==> flow/design.v <==
module fpadder (output logic [31:0] sum, output logic ready,
                input logic [31:0] a, input logic clock, nreset);
    logic [31:0] m,n;       
    logic [1:0] exp;
	logic sign; 
    logic adding, stopOp, infNum, abSum, notNum, bigNum;    
	logic [7:0] exp_m, exp_n;        						  
	logic [22:0] manti_m, manti_n;						 
	logic [23:0] manti_m2, manti_n2, manti_m1, manti_n1;	 
	logic sign_m, sign_n;		 
    assign sign_m = m[31];
    assign sign_n = n[31];
    assign exp_m = {m[30:23]};
    assign exp_n = {n[30:23]};
    assign manti_m = {m[22:0]};
    assign manti_n = {n[22:0]};
	assign manti_m2 = {1'b1, manti_m};
	assign manti_n2 = {1'b1, manti_n};
	always_comb 
      begin
        notNum = (exp_m == 255 & manti_m != 0) || (exp_n == 255 & manti_n != 0);  
		bigNum = (exp_m == 255 & manti_m == 0) || (exp_n == 255 & manti_n == 0);
      end 
    always_comb 
      begin
        exp = (exp_m > exp_n)? 2'b10 : (exp_m < exp_n)? 2'b01 : 2'b00;
        sign = (sign_m == sign_n)? '1 : '0;
      end
    always_comb
      begin
          if (exp == 2'b10) begin
            manti_n1 = manti_n2 >> (exp_m - exp_n);       
			manti_m1 = manti_m2;  
			end
          else if (exp == 2'b01) begin
            manti_m1 = manti_m2 >> (exp_n - exp_m);
			manti_n1 = manti_n2;	
			end
          else begin
			manti_m1 = manti_m2; 
			manti_n1 = manti_n2;	
			end
      end                                                
    logic [24:0] manti_m3, manti_n3, sum_manti;
    logic [7:0]  sum_exp;
    logic sum_sign;
    assign manti_m3 = {1'b0, manti_m1[23:0]};
    assign manti_n3 = {1'b0, manti_n1[23:0]};
    always_ff @(posedge clock, negedge nreset)      
      if(!nreset) begin
      	sum_manti <= 0;
        sum_exp <= 0; 
        sum_sign <= 0; end
      else if (adding == '1) begin	 
        if (sign == '1) begin               
        sum_manti <= (manti_n3 + manti_m3);    
		sum_exp <= (exp ==  2'b10)? exp_m : exp_n;
        sum_sign <= sign_m; end
        else if (sign == '0 & exp == 2'b10) begin
      	sum_manti <= manti_m3 - manti_n3;
		sum_exp <= exp_m; 
        sum_sign <= sign_m; end
        else if (sign == '0 & exp == 2'b01) begin
      	sum_manti <= manti_n3 - manti_m3;
      	sum_exp <= exp_n; 
        sum_sign <= sign_n; end
        else if (sign == '0 & exp == 2'b00) begin
       	sum_manti <= (manti_m3 > manti_n3)? (manti_m3 - manti_n3) : (manti_m3 < manti_n3)? (manti_n3 - manti_m3) : 25'h1000000;
      	sum_exp <= (manti_m3 > manti_n3)? exp_m : (manti_m3 < manti_n3)? exp_n : 8'h0; 
        sum_sign <= (manti_m3 > manti_n3)? sign_m : (manti_m3 < manti_n3)? sign_n : '0; end 	end
	  else if (stopOp == 1) begin
		sum_manti[24:23] <= 2'b01;
		sum_manti[22:0] <= 23'h7fffff;
      	sum_exp <= 8'hff; 
        sum_sign <= '0; end
	  else if (infNum == 1) begin
		if (sign == 1) begin			 
			sum_manti[24:23] <= 2'b01;
			sum_manti[22:0] <= 0;
			sum_exp <= 8'hff; 
			sum_sign <= sign_m; end	
		else begin						 
			sum_manti[24:23] <= 2'b01;
			sum_manti[22:0] <= 0;
			sum_exp <= (exp == 2'b0) ? 8'h0 : 8'hff; 
			sum_sign <= (exp == 2'b10)? sign_m : (exp == 2'b01)? sign_n : 1'b0; end	end				
      always_ff @(posedge clock, negedge nreset)
		if(!nreset)
			sum <= 0;
		else if(abSum == 1) begin
        if (sum_manti[24] == 1)	begin 
			if (sum_exp == 254)						 
				sum <= {sum_sign, 8'hff, 23'b0};      
			else if (sum_exp == 0 & sum_manti[22:0] == 0)
				sum <= 0;
			else 
				sum <= {sum_sign, sum_exp + 8'b1, sum_manti[23:1]}; end			
        else begin
			if (sum_manti[23] == 1)
			sum <= {sum_sign, sum_exp, sum_manti[22:0]};  
			else if (sum_manti[22] == 1)
			sum <= {sum_sign, (sum_exp - 8'h1), sum_manti[21:0], 1'b0}; 
			else if (sum_manti[21] == 1)
			sum <= {sum_sign, (sum_exp - 8'h2), sum_manti[20:0], 2'b0};
			else if (sum_manti[20] == 1)
			sum <= {sum_sign, (sum_exp - 8'h3), sum_manti[19:0], 3'b0};
			else if (sum_manti[19] == 1)
			sum <= {sum_sign, (sum_exp - 8'h4), sum_manti[18:0], 4'b0};
			else if (sum_manti[18] == 1)
			sum <= {sum_sign, (sum_exp - 8'h5), sum_manti[17:0], 5'b0}; 
			else if (sum_manti[17] == 1)
			sum <= {sum_sign, (sum_exp - 8'h6), sum_manti[16:0], 6'b0};
			else if (sum_manti[16] == 1)
			sum <= {sum_sign, (sum_exp - 8'h7), sum_manti[15:0], 7'b0};
			else if (sum_manti[15] == 1)
			sum <= {sum_sign, (sum_exp - 8'h8), sum_manti[14:0], 8'b0};
			else if (sum_manti[14] == 1)
			sum <= {sum_sign, (sum_exp - 8'h9), sum_manti[13:0], 9'b0}; 
			else if (sum_manti[13] == 1)
			sum <= {sum_sign, (sum_exp - 8'ha), sum_manti[12:0], 10'b0};
			else if (sum_manti[12] == 1)
			sum <= {sum_sign, (sum_exp - 8'hb), sum_manti[11:0], 11'b0};
			else if (sum_manti[11] == 1)
			sum <= {sum_sign, (sum_exp - 8'hc), sum_manti[10:0], 12'b0};
			else if (sum_manti[10] == 1)
			sum <= {sum_sign, (sum_exp - 8'hd), sum_manti[9:0], 13'b0}; 
			else if (sum_manti[9] == 1)
			sum <= {sum_sign, (sum_exp - 8'he), sum_manti[8:0], 14'b0};
			else if (sum_manti[8] == 1)
			sum <= {sum_sign, (sum_exp - 8'hf), sum_manti[7:0], 15'b0};
			else if (sum_manti[7] == 1)
			sum <= {sum_sign, (sum_exp - 8'h10), sum_manti[6:0], 16'b0};
			else if (sum_manti[6] == 1)
			sum <= {sum_sign, (sum_exp - 8'h11), sum_manti[5:0], 17'b0};
			else if (sum_manti[5] == 1)
			sum <= {sum_sign, (sum_exp - 8'h12), sum_manti[4:0], 18'b0};
			else if (sum_manti[4] == 1)
			sum <= {sum_sign, (sum_exp - 8'h13), sum_manti[3:0], 19'b0};
			else if (sum_manti[3] == 1)
			sum <= {sum_sign, (sum_exp - 8'h14), sum_manti[2:0], 20'b0}; 
			else if (sum_manti[2] == 1)
			sum <= {sum_sign, (sum_exp - 8'h15), sum_manti[1:0], 21'b0};
			else if (sum_manti[1] == 1)
			sum <= {sum_sign, (sum_exp - 8'h16), sum_manti[0], 22'b0};
			else if (sum_manti[0] == 1)
			sum <= {sum_sign, (sum_exp - 8'h17), 23'b0};
			end
			end
	enum {start, loadN1, loadN2, pred, asblSum, stop} state;
    always_ff @(posedge clock, negedge nreset)
    	if(!nreset)begin
    		state <= start;
			m <= 0;
			n <= 0;
			ready <= 0;
			infNum <= 0;
			stopOp <= 0;
			adding <= 0;
			abSum <= 0;  end
    	else begin
			ready <= 0;
			infNum <= 0;
			stopOp <= 0;
			adding <= 0;
			abSum <= 0;
			case(state)
				start:begin
					state <= loadN1; end
				loadN1:begin
					n <= a;
					state <= loadN2; end
				loadN2:begin
					m <= a;
					state <= pred; end
				pred: begin
					state <= asblSum;
					if (!notNum & bigNum)
						infNum <= 1;
					else if (notNum)
						stopOp <= 1;
					else
						adding <= 1; end
				asblSum:begin
					state <= stop;
					abSum <= 1; end
				stop:begin
					ready <= 1;
					state <= start; end				
            endcase
			end		
endmodule
Wiki page: fpadder / tool data

## From RTL to reports: fpadder

Tool output for the design above before and after an edit, in the order of the flow.
Lines under "unedited" count in the file above, lines under "edited" in the edited file.
"difference": "edited" minus "unedited" as printed here.
Operators: Yosys type, input widths -> output width; for muxes data width and select width s.
Library cell names are shortened.
The mark n/a stands for no value.

| inputs | value |
|---|---|
| top module | fpadder |
| clock port | clock |
| library | sky130hd |
| timing corner | tt_025C_1v80 |

## Diff

The edit as a unified diff against the file above.
A script made this edit. It changes what the design does and was not meant as an optimisation.

```diff
@@ -84,5 +84,5 @@
 			sum_manti[22:0] <= 0;
 			sum_exp <= (exp == 2'b0) ? 8'h0 : 8'hff; 
-			sum_sign <= (exp == 2'b10)? sign_m : (exp == 2'b01)? sign_n : 1'b0; end	end				
+			sum_sign <= (exp != 2'b10)? sign_m : (exp == 2'b01)? sign_n : 1'b0; end	end				
       always_ff @(posedge clock, negedge nreset)
 		if(!nreset)
```

## Word-level counts

Yosys after proc, flatten, opt, wreduce and memory -nomap, before mapping. Memory bits, and registers merged into a memory's read port (data or address), are not among the register bits. Print and check cells are not counted. Equal cells are merged and count once.

Bit counts:

| element | unedited | edited | difference |
|---|---|---|---|
| flip-flop bits (word level) | 167 | 167 | 0 |
| bits of input ports | 34 | 34 | 0 |
| word-level cells | 169 | 170 | +1 |

Cells by class:

| element | unedited | edited | difference |
|---|---|---|---|
| $add $sub $neg | 29 | 29 | 0 |
| magnitude comparators | 4 | 4 | 0 |
| equality and inequality tests | 12 | 13 | +1 |
| shifts and indexed selects | 2 | 2 | 0 |
| muxes and demuxes | 84 | 84 | 0 |
| bitwise operators | 10 | 10 | 0 |
| reduce/logical cells | 16 | 16 | 0 |

Operators by type and width:

| operator | unedited | edited | difference |
|---|---|---|---|
| $ne 2x2->1 const B | 0 | 1 | +1 |

Unchanged operator kinds not shown: 43.

## Logic depth

Depth = most cells in a row (Yosys ltp): at word level without a register or memory, in the mapped netlist without a sequential cell, where the memories' decode and read muxes count.

Logic depth:

| element | unedited | edited | difference |
|---|---|---|---|
| depth after elaboration | 26 | 26 | 0 |
| ABC_AREA | 0 | 0 | n/a |
| gate-level depth with buffers | 33 | 31 | -2 |
| gate-level depth less buffers | 30 | 28 | -2 |

## Mapped cells and area

Yosys stat after the flow's synthesis: flattened, memories mapped to cells. It holds for the ABC_AREA given above (unset counts as 0); a run with the other value may have another netlist.

Mapped netlist:

| element | unedited | edited | difference |
|---|---|---|---|
| cell count | 2351 | 2446 | +95 |
| chip area (Yosys) (um^2) | 17606.9 | 18267.5 | +660.6 |
| sequential area (um^2) | 3504.6 | 3504.6 | 0.0 |
| flip-flop cells | 140 | 140 | 0 |
| buffers | 208 | 231 | +23 |

Cell types:

| cell | unedited | edited | difference |
|---|---|---|---|
| o21ai_0 | 163 | 189 | +26 |
| nor3_1 | 38 | 58 | +20 |
| a211oi_1 | 61 | 43 | -18 |
| a221oi_1 | 48 | 66 | +18 |
| clkbuf_1 | 163 | 180 | +17 |
| xnor2_1 | 56 | 39 | -17 |
| nand4_1 | 14 | 28 | +14 |
| inv_1 | 102 | 89 | -13 |
| nand3_1 | 55 | 43 | -12 |
| nor2_1 | 174 | 185 | +11 |
| a21boi_0 | 5 | 16 | +11 |
| a22oi_1 | 24 | 15 | -9 |
| nand2b_1 | 19 | 28 | +9 |
| a22o_1 | 17 | 8 | -9 |
| o21bai_1 | 22 | 14 | -8 |
| o22ai_1 | 21 | 29 | +8 |
| o2bb2ai_2 | 0 | 8 | +8 |
| mux2i_1 | 65 | 58 | -7 |

Unchanged cell types not shown: 19.
Not every row of either side is listed.

## Worst setup path after synthesis

OpenSTA on the mapped netlist: ideal clock, no wires. The path of least setup slack (recovery checks aside). Input and output delay are each 20% of the period. Register names are those of the netlist, which keeps one name where synthesis merged equal registers.

Path post-synthesis:

| element | unedited | edited | difference |
|---|---|---|---|
| kind | register to register | register to register | n/a |
| start | register m[23] | register m[25] | n/a |
| end | register sum_manti[22] | register sum_manti[13] | n/a |
| period (ps) | 20000 | 20000 | 0 |
| library setup time (ps) | 83 | 129 | +46 |
| arrival time (ps) | 6544 | 6245 | -299 |
| path slack (ps) | 13373 | 13626 | +253 |
| path delay (ps) | 6627 | 6374 | -253 |
| driving pins on the path | 29 | 26 | -3 |
| synthesis period reached (ps) | 6627 | 6374 | -253 |

"path delay" is the arrival time less input delay plus setup time.
"driving pins on the path" counts driving pins, that of a launching flip-flop among them; a cell with two outputs on the path counts twice.
"synthesis period reached" is the clock period less the worst setup slack; recovery checks do not enter. This is arithmetic on one report: input and output delays are still those of the set period (20% each).
Between the ends stands the longest chain of elaborated cells between them, by number of cells; it is not shown to be the way that was timed. Of several equally long chains one is given.
A line is the first line of the expression or statement that the cell stems from. Yosys adds cells for indexed reads and writes and turns some case tables into memories.
A register here has more assigning lines than the two given.

| on the way, post-synthesis, unedited | value |
|---|---|
| path through | dfrtp_1 -> inv_1 -> ha_1 -> fa_1 -> nor2b_1 -> o31ai_1 -> and2_1 -> nor2_4 -> a31oi_4 -> a311oi_2 -> mux2i_1 -> buf_2 -> nand4_1 -> o211ai_1 -> o21ai_1 -> o31ai_1 -> inv_1 -> ha_1 -> a21oi_1 -> o21ai_1 -> a211oi_1 -> a2bb2oi_1 -> a31o_2 -> a21oi_1 -> a21o_1 -> nand2_1 -> o21a_1 -> o221a_2 -> o22ai_1 |
| cells in the longest elaborated chain | 14 |
| elaborated cells on any way between the ends | 31 |
| those cells by class | add/sub: 5; compare: 4; eq/ne: 3; shift: 2; mux: 12; logic: 3; reduce/logical: 2 |

RTL lines, path post-synthesis, unedited:

| element | RTL line | source |
|---|---|---|
| from (decl) | 3 | `logic [31:0] m,n;` |
| from (assign) | 153 | `m <= 0;` |
| from (assign) | 173 | `m <= a;` |
| $lt 8x8->1 | 26 | `exp = (exp_m > exp_n)? 2'b10 : (exp_m < exp_n)? 2'b01 : 2'b00;` |
| $mux 1 | 26 |  |
| $mux 2 | 26 |  |
| $eq 2x1->1 | 35 | `else if (exp == 2'b01) begin` |
| $mux 24 | 35 |  |
| $mux 24 | 31 | `if (exp == 2'b10) begin` |
| $sub 24x24->25 | 68 | `sum_manti <= (manti_m3 > manti_n3)? (manti_m3 - manti_n3) : (manti_m3 < manti_n3)? (manti_n3 - manti_m3) : 25' ...` |
| $mux 25 x2 | 68 |  |
| $mux 23 | 67 | `else if (sign == '0 & exp == 2'b00) begin` |
| $mux 23 | 63 | `else if (sign == '0 & exp == 2'b01) begin` |
| $mux 23 | 59 | `else if (sign == '0 & exp == 2'b10) begin` |
| $mux 23 | 55 | `if (sign == '1) begin` |
| $mux 23 | 54 | `else if (adding == '1) begin` |
| to (assign) | 56 | `sum_manti <= (manti_n3 + manti_m3);` |
| to (assign) | 60 | `sum_manti <= manti_m3 - manti_n3;` |
| to (decl) | 44 | `logic [24:0] manti_m3, manti_n3, sum_manti;` |

| on the way, post-synthesis, edited | value |
|---|---|
| path through | dfrtp_1 -> inv_1 -> ha_1 -> buf_2 -> nor2b_4 -> o31a_1 -> or3_4 -> nand2_8 -> buf_4 -> mux4_2 -> mux2i_1 -> nand2_1 -> a41o_1 -> and3_1 -> mux2i_1 -> ha_1 -> nor2b_1 -> o21ai_0 -> o21ai_1 -> a21oi_1 -> o21ai_0 -> a21oi_1 -> o21ai_1 -> nand2_1 -> a221oi_1 -> o31ai_1 |
| cells in the longest elaborated chain | 14 |
| elaborated cells on any way between the ends | 31 |
| those cells by class | add/sub: 5; compare: 4; eq/ne: 3; shift: 2; mux: 12; logic: 3; reduce/logical: 2 |

RTL lines, path post-synthesis, edited:

| element | RTL line | source |
|---|---|---|
| from (decl) | 3 | `logic [31:0] m,n;` |
| from (assign) | 153 | `m <= 0;` |
| from (assign) | 173 | `m <= a;` |
| $lt 8x8->1 | 26 | `exp = (exp_m > exp_n)? 2'b10 : (exp_m < exp_n)? 2'b01 : 2'b00;` |
| $mux 1 | 26 |  |
| $mux 2 | 26 |  |
| $eq 2x1->1 | 35 | `else if (exp == 2'b01) begin` |
| $mux 24 | 35 |  |
| $mux 24 | 31 | `if (exp == 2'b10) begin` |
| $sub 24x24->25 | 68 | `sum_manti <= (manti_m3 > manti_n3)? (manti_m3 - manti_n3) : (manti_m3 < manti_n3)? (manti_n3 - manti_m3) : 25' ...` |
| $mux 25 x2 | 68 |  |
| $mux 23 | 67 | `else if (sign == '0 & exp == 2'b00) begin` |
| $mux 23 | 63 | `else if (sign == '0 & exp == 2'b01) begin` |
| $mux 23 | 59 | `else if (sign == '0 & exp == 2'b10) begin` |
| $mux 23 | 55 | `if (sign == '1) begin` |
| $mux 23 | 54 | `else if (adding == '1) begin` |
| to (assign) | 56 | `sum_manti <= (manti_n3 + manti_m3);` |
| to (assign) | 60 | `sum_manti <= manti_m3 - manti_n3;` |
| to (decl) | 44 | `logic [24:0] manti_m3, manti_n3, sum_manti;` |

## Worst path after layout

Path of least setup slack in the final report of the runs of set A (OpenROAD, finished layout, wires in). Where an end is a register, its clock arrival counts in the times.
The report prints the path's times to 10 ps; the period is as set.

Path post-layout:

| element | unedited | edited | difference |
|---|---|---|---|
| kind | register to register | register to register | n/a |
| start | register m[23] | register m[27] | n/a |
| end | register sum_manti[19] | register sum_manti[23] | n/a |
| period (ps) | 9530 | 9530 | 0 |
| library setup time (ps) | 130 | 150 | +20 |
| arrival time (ps) | 8880 | 8800 | -80 |
| path slack (ps) | 1010 | 1070 | +60 |
| driving pins on the path | 28 | 28 | 0 |

Between the ends stands the longest chain of elaborated cells between them, by number of cells; it is not shown to be the way that was timed. Of several equally long chains one is given.
A register here has more assigning lines than the two given.

| on the way, post-layout, unedited | value |
|---|---|
| path through | dfrtp_1 -> inv_1 -> ha_1 -> buf_4 -> nand2_1 -> nor4_2 -> nor2_1 -> nand2_2 -> buf_12 -> mux2i_1 -> xor2_1 -> nand3_1 -> nor2_1 -> a32o_1 -> mux2i_1 -> ha_1 -> inv_1 -> o21bai_1 -> a41o_1 -> a31oi_1 -> o311ai_0 -> a21oi_1 -> o21bai_1 -> a221oi_1 -> xnor2_1 -> a221o_1 -> o211ai_1 -> a21oi_1 |
| cells in the longest elaborated chain | 14 |
| elaborated cells on any way between the ends | 31 |
| those cells by class | add/sub: 5; compare: 4; eq/ne: 3; shift: 2; mux: 12; logic: 3; reduce/logical: 2 |

RTL lines, path post-layout, unedited:

| element | RTL line | source |
|---|---|---|
| from (decl) | 3 | `logic [31:0] m,n;` |
| from (assign) | 153 | `m <= 0;` |
| from (assign) | 173 | `m <= a;` |
| $lt 8x8->1 | 26 | `exp = (exp_m > exp_n)? 2'b10 : (exp_m < exp_n)? 2'b01 : 2'b00;` |
| $mux 1 | 26 |  |
| $mux 2 | 26 |  |
| $eq 2x1->1 | 35 | `else if (exp == 2'b01) begin` |
| $mux 24 | 35 |  |
| $mux 24 | 31 | `if (exp == 2'b10) begin` |
| $sub 24x24->25 | 68 | `sum_manti <= (manti_m3 > manti_n3)? (manti_m3 - manti_n3) : (manti_m3 < manti_n3)? (manti_n3 - manti_m3) : 25' ...` |
| $mux 25 x2 | 68 |  |
| $mux 23 | 67 | `else if (sign == '0 & exp == 2'b00) begin` |
| $mux 23 | 63 | `else if (sign == '0 & exp == 2'b01) begin` |
| $mux 23 | 59 | `else if (sign == '0 & exp == 2'b10) begin` |
| $mux 23 | 55 | `if (sign == '1) begin` |
| $mux 23 | 54 | `else if (adding == '1) begin` |
| to (assign) | 56 | `sum_manti <= (manti_n3 + manti_m3);` |
| to (assign) | 60 | `sum_manti <= manti_m3 - manti_n3;` |
| to (decl) | 44 | `logic [24:0] manti_m3, manti_n3, sum_manti;` |

| on the way, post-layout, edited | value |
|---|---|
| path through | dfrtp_1 -> inv_1 -> ha_1 -> nand4_1 -> nor2_2 -> nor2_1 -> nand2_8 -> a31oi_4 -> a311oi_2 -> mux2i_2 -> buf_4 -> nand2_1 -> o211ai_1 -> o211a_1 -> mux2i_1 -> ha_1 -> o21ai_0 -> o21ai_1 -> a21oi_1 -> o21ai_0 -> buf_4 -> a21oi_1 -> buf_4 -> o21ai_0 -> inv_1 -> a22o_1 -> mux2i_1 -> a41oi_1 |
| cells in the longest elaborated chain | 14 |
| elaborated cells on any way between the ends | 31 |
| those cells by class | add/sub: 5; compare: 4; eq/ne: 3; shift: 2; mux: 12; logic: 3; reduce/logical: 2 |

RTL lines, path post-layout, edited:

| element | RTL line | source |
|---|---|---|
| from (decl) | 3 | `logic [31:0] m,n;` |
| from (assign) | 153 | `m <= 0;` |
| from (assign) | 173 | `m <= a;` |
| $lt 8x8->1 | 26 | `exp = (exp_m > exp_n)? 2'b10 : (exp_m < exp_n)? 2'b01 : 2'b00;` |
| $mux 1 | 26 |  |
| $mux 2 | 26 |  |
| $eq 2x1->1 | 35 | `else if (exp == 2'b01) begin` |
| $mux 24 | 35 |  |
| $mux 24 | 31 | `if (exp == 2'b10) begin` |
| $sub 24x24->25 | 68 | `sum_manti <= (manti_m3 > manti_n3)? (manti_m3 - manti_n3) : (manti_m3 < manti_n3)? (manti_n3 - manti_m3) : 25' ...` |
| $mux 25 x2 | 68 |  |
| $mux 2 | 67 | `else if (sign == '0 & exp == 2'b00) begin` |
| $mux 2 | 63 | `else if (sign == '0 & exp == 2'b01) begin` |
| $mux 2 | 59 | `else if (sign == '0 & exp == 2'b10) begin` |
| $mux 2 | 55 | `if (sign == '1) begin` |
| $mux 2 | 54 | `else if (adding == '1) begin` |
| to (assign) | 56 | `sum_manti <= (manti_n3 + manti_m3);` |
| to (assign) | 60 | `sum_manti <= manti_m3 - manti_n3;` |
| to (decl) | 44 | `logic [24:0] manti_m3, manti_n3, sum_manti;` |

## Layout results

Both versions went through the flow (Yosys, OpenROAD) with the same settings in each pair. Constraints: input delay and output delay 20% of the set period each, output load 0.01 pF.

| settings, set A | value |
|---|---|
| CORE_UTILIZATION | 40 |
| period_ns | 9.53 |
| CAP_MARGIN | 20 |
| CORE_MARGIN | 2 |
| SLEW_MARGIN | 20 |

Measured results, set A:

| element | unedited | edited | difference |
|---|---|---|---|
| mapped cell area after synthesis (um^2) | 17606.9 | 18267.5 | +660.6 |
| area of the die (um^2) | 45710.4 | 47393.3 | +1682.9 |
| standard-cell area after layout (um^2) | 19461.2 | 19902.8 | +441.6 |
| post-layout utilization (%) | 45.0 | 44.0 | -1.0 |
| worst slack on setup checks (ps) | 1015 | 1068 | +53 |
| total negative slack (ps) | 0 | 0 | 0 |
| worst-case hold slack (ps) | 354 | 365 | +11 |
| total design power (mW) | 1.372 | 1.379 | +0.007 |
| reached clock period (ps) | 8515 | 8462 | -53 |

| settings, set B | value |
|---|---|
| CORE_MARGIN | 8 |
| CORE_UTILIZATION | 60 |
| CTS_CLUSTER_DIAMETER | 59 |
| GPL_TIMING_DRIVEN | 1 |
| HOLD_SLACK_MARGIN | 0.16 |
| PLACE_DENSITY | 0.36 |
| SETUP_SLACK_MARGIN | 1.96 |
| TNS_END_PERCENT | 60 |
| period_ns | 7.05 |
| CAP_MARGIN | 20 |
| SLEW_MARGIN | 20 |

Measured results, set B:

| element | unedited | edited | difference |
|---|---|---|---|
| mapped cell area after synthesis (um^2) | 17606.9 | 18267.5 | +660.6 |
| area of the die (um^2) | 35083.2 | 36284.5 | +1201.3 |
| standard-cell area after layout (um^2) | 21503.1 | 22166.3 | +663.2 |
| post-layout utilization (%) | 74.7 | 73.2 | -1.5 |
| worst slack on setup checks (ps) | 431 | 628 | +197 |
| total negative slack (ps) | 0 | 0 | 0 |
| worst-case hold slack (ps) | 355 | 349 | -6 |
| total design power (mW) | 1.807 | 1.770 | -0.037 |
| reached clock period (ps) | 6619 | 6422 | -197 |

"reached clock period" is the run's clock period less its worst setup slack. It is reckoned from that one timing run; input and output delays stay at 20% of the period that was set.
"total design power" is the tool's figure for a default switching activity; nothing was simulated.
